==> flow/design.v <==
module APB_master(input Transfer,               
                  input Wr_Rd,                  
                  input [4:0] Address,          
                  input [31:0] write_data,      
                  output reg [31:0] read_data,  
                  input PCLK,                   
                  input PRESETn,                
                  input PREADY,                 
                  input [31:0] PRDATA,          
                  input PSLVERR,                
                  output [4:0] PADDR,           
                  output PSELx,                 
                  output PENABLE,               
                  output PWRITE,                
                  output [31:0] PWDATA);        
    parameter IDLE = 2'b00, SETUP = 2'b01, ACCESS = 2'b10;
    (* fsm_encoding = "none" *) reg [1:0] ps;
    reg [1:0] ns;
    reg [4:0]  paddr_q;
    reg        pwrite_q;
    reg [31:0] pwdata_q;
    wire setup_open = PRESETn && Transfer && (ps == SETUP);
    always @(posedge PCLK) begin
        if (!PRESETn)
            ps <= IDLE;
        else
            ps <= ns;
    end
    always @(*) begin
        if (!PRESETn  || !Transfer)
            ns = IDLE;
        else
        begin
            case (ps)
                IDLE:    ns = SETUP;
                SETUP:   ns = PSLVERR ? IDLE : ACCESS;
                ACCESS:  ns = PSLVERR ? IDLE : (PREADY ? SETUP : ACCESS);
                default: ns = IDLE;
            endcase
        end
    end
    assign PSELx   = (ps == SETUP) || (ps == ACCESS);
    assign PENABLE = (ps == ACCESS);
    always @(posedge PCLK) begin
        if (setup_open) begin
            paddr_q  <= Address;
            pwrite_q <= Wr_Rd;
            if (Wr_Rd)
                pwdata_q <= write_data;
        end
    end
    assign PADDR  = setup_open ? Address : paddr_q;
    assign PWRITE = setup_open ? Wr_Rd   : pwrite_q;
    assign PWDATA = (setup_open && Wr_Rd) ? write_data : pwdata_q;
    always @(posedge PCLK) begin
        if (PRESETn && PSELx && PENABLE && PREADY && !PSLVERR && !PWRITE)
            read_data <= PRDATA;
    end
endmodule
module APB_slave(input PCLK,                
                 input PRESETn,             
                 input [4:0] PADDR,         
                 input PSELx,               
                 input PENABLE,             
                 input PWRITE,              
                 input [31:0]PWDATA,        
                 output PREADY,             
                 output [31:0] PRDATA,      
                 output PSLVERR);           
    reg [31:0] mem [0:31];  
    assign PREADY  = PRESETn && PSELx && PENABLE;
    assign PSLVERR = 1'b0;
    always @(posedge PCLK) begin
        if (PRESETn && PSELx && PENABLE && PWRITE)
            mem[PADDR] <= PWDATA;
    end
    assign PRDATA = mem[PADDR];
endmodule
module APB_top(input PCLK,
               input PRESETn,
               input Transfer,
               input Wr_Rd,
               input [4:0] Address,
               input [31:0] write_data,
               output [31:0] read_data);
    wire [4:0] PADDR;
    wire [31:0] PWDATA,PRDATA;
    wire PSELx,PENABLE,PWRITE,PREADY,PSLVERR;
    APB_master Design_master(Transfer,Wr_Rd,Address,write_data,read_data,PCLK,PRESETn,PREADY,PRDATA,PSLVERR,PADDR,PSELx,PENABLE,PWRITE,PWDATA);
    APB_slave Design_slave(PCLK,PRESETn,PADDR,PSELx,PENABLE,PWRITE,PWDATA,PREADY,PRDATA,PSLVERR);
endmodule
# From RTL to reports: APB_top
# Module APB_top before and after one edit of its RTL, step after step.
# Lines under "before" count in the file above, lines under "after" in the edited file.
# "delta": "after" minus "before" as printed here. "rel_change_pct": 100 x difference / "before".
# Operators: Yosys type, input widths -> output width; for muxes data width and select width s.
# Library cell names are shortened.
# The mark -- stands for no value.
# setup
design	APB_top
clock	PCLK
lib	sky130hd
pvt_corner	tt_025C_1v80

# Edit of the RTL
# Unified diff, file above to edited file.
# A script made this edit; it was not meant as an optimisation.
# begin of diff
@@ -88,4 +88,12 @@
     wire PSELx,PENABLE,PWRITE,PREADY,PSLVERR;
     APB_master Design_master(Transfer,Wr_Rd,Address,write_data,read_data,PCLK,PRESETn,PREADY,PRDATA,PSLVERR,PADDR,PSELx,PENABLE,PWRITE,PWDATA);
-    APB_slave Design_slave(PCLK,PRESETn,PADDR,PSELx,PENABLE,PWRITE,PWDATA,PREADY,PRDATA,PSLVERR);
+    wire PSLVERR_m, PSLVERR_s;
+    wire [31:0] PRDATA_m, PRDATA_s;
+    wire PREADY_m, PREADY_s;
+    APB_slave Design_slave(PCLK,PRESETn,PADDR,PSELx,PENABLE,PWRITE,PWDATA,PREADY_m,PRDATA_m,PSLVERR_m);
+    APB_slave Design_slave_2 (PCLK, PRESETn, PADDR, ~PSELx, PENABLE, PWRITE, PWDATA, PREADY_s,
+        PRDATA_s, PSLVERR_s);
+    assign PSLVERR = PSLVERR_m ^ PSLVERR_s;
+    assign PRDATA = PRDATA_m ^ PRDATA_s;
+    assign PREADY = PREADY_m ^ PREADY_s;
 endmodule
# end of diff

# Word level
# Counts by Yosys on the flattened word-level netlist (proc, flatten, opt, wreduce; memories kept). Print and check cells are left out. Cells with the same type and inputs are merged into one.
# Yosys's memory passes give these memory sizes; they may raise the number of words (mostly to a power of two), join words into wider ones and drop unused or constant bits.
# bits
item	before	after	delta	rel_change_pct
rom_bits	0	0	0	--
ramBits	1024	2048	1024	100.00
wordCells	31	43	12	38.71
latch_bits	0	0	0	--
inputBits	41	41	0	0.00
clocked_rd_ports_x_width	32	0	-32	-100.00
mem_count	1	2	1	100.00
reg_bits	40	72	32	80.00
# classes
item	before	after	delta	rel_change_pct
eq_ne	2	2	0	0.00
reduce_logical	15	19	4	26.67
addsub	0	0	0	--
mux	8	11	3	37.50
compare	0	0	0	--
n_shift	0	0	0	--
n_logic	1	4	3	300.00
div_mod_pow	0	0	0	--
mul	0	0	0	--
# memory_table
item	before	after
mem_shapes	Design_slave.mem 32 x 32 bit 1R1W	Design_slave.mem 32 x 32 bit 1R1W; Design_slave_2.mem 32 x 32 bit 1R1W
# ops
op	before	after	delta	rel_change_pct
$logic_and 1x1->1	7	11	4	57.14
$mux 1	2	3	1	50.00
$mux 32	2	3	1	50.00
$mux 5	2	3	1	50.00
$not 1->1	1	2	1	100.00
$xor 1x1->1	0	1	1	--
$xor 32x32->32	0	1	1	--
$logic_not 1->1	3	3	0	0.00
$logic_or 1x1->1	2	2	0	0.00
$eq 2x1->1 const B	1	1	0	0.00
$eq 2x2->1 const B	1	1	0	0.00
$logic_not 2->1	1	1	0	0.00
$mux 2	1	1	0	0.00
$pmux 2 s3	1	1	0	0.00
$reduce_and 2->1	1	1	0	0.00
$reduce_or 2->1	1	1	0	0.00

# Longest topological paths
# Depth = most cells in a row (Yosys ltp): at word level without a register or memory, in the mapped netlist without a sequential cell, where the memories' decode and read muxes count.
# depth
item	before	after	delta	rel_change_pct
word_depth	6	8	2	33.33
abc_area	0	0	--	--
ltp_mapped	10	13	3	30.00
depth_no_buf	7	10	3	42.86

# Synthesis result
# The flow's flattened synthesis, as Yosys stat reports it; memories are mapped. The netlist is that of the ABC_AREA named above (0 if unset); the other value can give another one.
# synth_totals
item	before	after	delta	rel_change_pct
yosys_area_um2	41652.4	81849.8	40197.4	96.51
ff_cells	1096	2120	1024	93.43
cell_count	2338	5579	3241	138.62
# types
type	before	after	delta	rel_change_pct
edfxtp_1	1088	2112	1024	94.12
a21oi_1	241	1025	784	325.31
nand2_1	356	1029	673	189.04
a22oi_1	115	512	397	345.22
o22ai_1	0	256	256	--
buf_2	67	238	171	255.22
mux4_2	141	0	-141	-100.00
nand3_1	121	12	-109	-90.08
clkbuf_1	46	141	95	206.52
nor4_2	0	54	54	--
nor2_1	34	69	35	102.94
xor2_1	0	32	32	--
nand4_1	32	1	-31	-96.88
nor4_1	0	10	10	--
and2_1	8	1	-7	-87.50
nor2b_1	6	0	-6	-100.00
nor3_1	7	3	-4	-57.14
inv_1	2	6	4	200.00
# The list need not be complete.
# By module: a second synthesis without flattening, with its own total; a netlist apart from the flattened one above.
# unflattened
item	before	after	delta	rel_change_pct
hier_cells	2213	4329	2116	95.62
area_unflattened_um2	41934.0	81359.3	39425.3	94.02
# Each row is one instance without its submodules.
# by_module_before
mod	mod_seq_area_um2	n_cells	instances	mod_area_um2
APB_slave	30749.5	2081	1	39123.8
APB_master	2082.0	132	1	2810.2
APB_top	0.0	0	1	0.0
# by_module_after
mod	mod_seq_area_um2	n_cells	instances	mod_area_um2
APB_slave	30749.5	2081	2	39123.8
APB_master	2082.0	132	1	2810.2
APB_top	0.0	35	1	301.5

# Worst setup path after synthesis
# OpenSTA on the mapped netlist: ideal clock, no wires. The path of least setup slack (recovery checks aside). Input and output delay are each 20% of the period. Register names are those of the netlist, which keeps one name where synthesis merged equal registers.
# synth_timing
item	before	after	delta	rel_change_pct
path_kind	input to register	input to register	--	--
startpoint	input port PRESETn	input port Transfer	--	--
endpoint	memory Design_slave.mem[0][0]	memory Design_slave_2.mem[11][0]	--	--
tclk_ns	5.0	5.0	0.0	0.00
t_first_pin_ns	1.000	1.000	0.000	0.00
t_arrival_ns	3.713	3.602	-0.111	-2.99
t_required_ns	4.579	4.579	0.000	0.00
path_delay_ns	3.134	3.023	-0.111	-3.54
slack_ns	0.866	0.977	0.111	--
path_stages	8	8	0	0.00
in_delay_ns	1.000	1.000	0.000	0.00
period_less_setup_slack_ns	4.134	4.023	-0.111	-2.69
# "path_delay_ns" = arrival - input delay + setup time.
# "path_stages": output pins that drive a net of the path, with the launching flip-flop's if there is one; two outputs of one cell count as two.
# "period_less_setup_slack_ns" = period - worst setup slack (recovery checks aside). The figure is calculated, with input and output delays left at 20% of the set period.
# Between the ends stands the longest chain of elaborated cells between them, by number of cells; it is not shown to be the way that was timed. Of several equally long chains one is given.
# Each line given opens the expression or statement behind the cell; cells for indexed reads and writes are added by Yosys, which also makes memories of some case tables.
# before: Only ways into the end's enable, where the timed path ends, are counted here.
# synth_via_before
path_cell_list	nand4b_4 mux2i_4 buf_6 buf_6 buf_4 buf_2 nand2_1 nor2_1
elab_chain_cells	5
# synth_lines_before
item	line_no	rtl
start, declared	80	input PRESETn,
$logic_and 1x1->1 (2 in a row)	22	wire setup_open = PRESETn && Transfer && (ps == SETUP);
$mux 1	53	assign PWRITE = setup_open ? Wr_Rd   : pwrite_q;
$logic_and 1x1->1	74	if (PRESETn && PSELx && PENABLE && PWRITE)
$mux 5	74
end, declared	70	reg [31:0] mem [0:31];
# after: Only ways into the end's enable, where the timed path ends, are counted here.
# synth_via_after
path_cell_list	nand3_4 mux2i_4 inv_2 buf_2 buf_2 buf_2 nand3_1 nor2_1
# synth_lines_after
item	line_no	rtl
start, declared	81	input Transfer,
end, declared	70	reg [31:0] mem [0:31];
# after: No chain of elaborated cells between the ends is given.
# Nets of the timed path that keep an RTL name, with a line that drives or declares them; the list need not be complete.
# synth_named_nets_after
signal	line_no	rtl
Design_master.PADDR[0]	52	assign PADDR  = setup_open ? Address : paddr_q;

# Path in the finished layout
# From the final timing report of the runs of pair 1: the path of least setup slack in the routed layout; clock arrival at registers is part of the times.
# layout_timing
item	before	after	delta	rel_change_pct
path_kind	input to register	input to register	--	--
startpoint	input port PRESETn	input port PRESETn	--	--
endpoint	register Design_master.read_data[3]	register Design_master.read_data[27]	--	--
t_required_ns	5.39	5.59	0.20	3.71
in_delay_ns	1.00	1.00	0.00	0.00
t_arrival_ns	4.25	4.83	0.58	13.65
slack_ns	1.14	0.76	-0.38	--
path_stages	8	13	5	62.50
tclk_ns	5.0	5.0	0.0	0.00
t_first_pin_ns	1.00	1.00	0.00	0.00
# Between the ends stands the longest chain of elaborated cells between them, by number of cells; it is not shown to be the way that was timed. Of several equally long chains one is given.
# A memory read counts as a cell of the chain, while the word-level depth stops at memories.
# layout_via_before
path_cell_list	clkdlybuf4s50_1 nand4b_4 mux2i_4 buf_12 buf_12 mux4_2 a22oi_1 nand4_1
elab_chain_cells	5
# layout_lines_before
item	line_no	rtl
start, declared	80	input PRESETn,
$logic_and 1x1->1 (2 in a row)	22	wire setup_open = PRESETn && Transfer && (ps == SETUP);
$mux 1	53	assign PWRITE = setup_open ? Wr_Rd   : pwrite_q;
$logic_not 1->1	56	if (PRESETn && PSELx && PENABLE && PREADY && !PSLVERR && !PWRITE)
$logic_and 1x1->1	56
end, declared	5	output reg [31:0] read_data,
# after: The path ends at the data pin of a flip-flop with enable; ways to the enable are not counted.
# layout_via_after
path_cell_list	clkdlybuf4s50_1 nand3_4 a21boi_4 buf_4 buf_12 buf_12 a21oi_1 a22oi_1 o22ai_1 nor4_2 buf_4 xor2_1 buf_4
elab_chain_cells	5
# layout_lines_after
item	line_no	rtl
start, declared	80	input PRESETn,
$logic_and 1x1->1 (2 in a row)	22	wire setup_open = PRESETn && Transfer && (ps == SETUP);
$mux 5	52	assign PADDR  = setup_open ? Address : paddr_q;
$mem_v2 32x32	70	reg [31:0] mem [0:31];
$xor 32x32->32	97	assign PRDATA = PRDATA_m ^ PRDATA_s;
end, assigned	57	read_data <= PRDATA;
end, declared	5	output reg [31:0] read_data,
# Nets of the timed path that keep an RTL name, with a line that drives or declares them; the list need not be complete.
# layout_named_nets_after
signal	line_no
Design_master.PRDATA[27]	97

# Flow runs
# Runs of the flow (Yosys, OpenROAD) on both versions; the two runs of a pair have the same settings. The constraints put input and output delay at 20% of the set period each and load the outputs with 0.01 pF.
# settings_pair_1
CORE_UTILIZATION	40
PLACE_DENSITY	0.6
period_ns	5.0
CAP_MARGIN	20
CORE_MARGIN	2
SLEW_MARGIN	20
# measured_pair_1
item	before	after	delta	rel_change_pct
period_less_ws_ns	3.859	4.245	0.386	10.00
totalPower_mw	21.143	43.228	22.085	104.46
finalCellArea_um2	48474.0	95173.8	46699.8	96.34
total_die_area_um2	106730.0	208260.0	101530.0	95.13
timing.setup.ws_ns	1.141	0.755	-0.386	--
holdWs_ns	0.482	0.489	0.007	--
timing.setup.tns_ns	0.000	0.000	0.000	--
post_route_util_pct	46.9	46.7	-0.2	--
synthArea_um2	41652.4	81849.8	40197.4	96.51
# By "period_less_ws_ns" is meant the clock period of the run minus its worst setup slack. This is arithmetic on one report: input and output delays are still those of the set period (20% each).
# By "totalPower_mw" is meant OpenSTA's value without simulated activity: inputs other than the clock are taken to toggle once in ten clock periods, and the tool carries that through the logic.
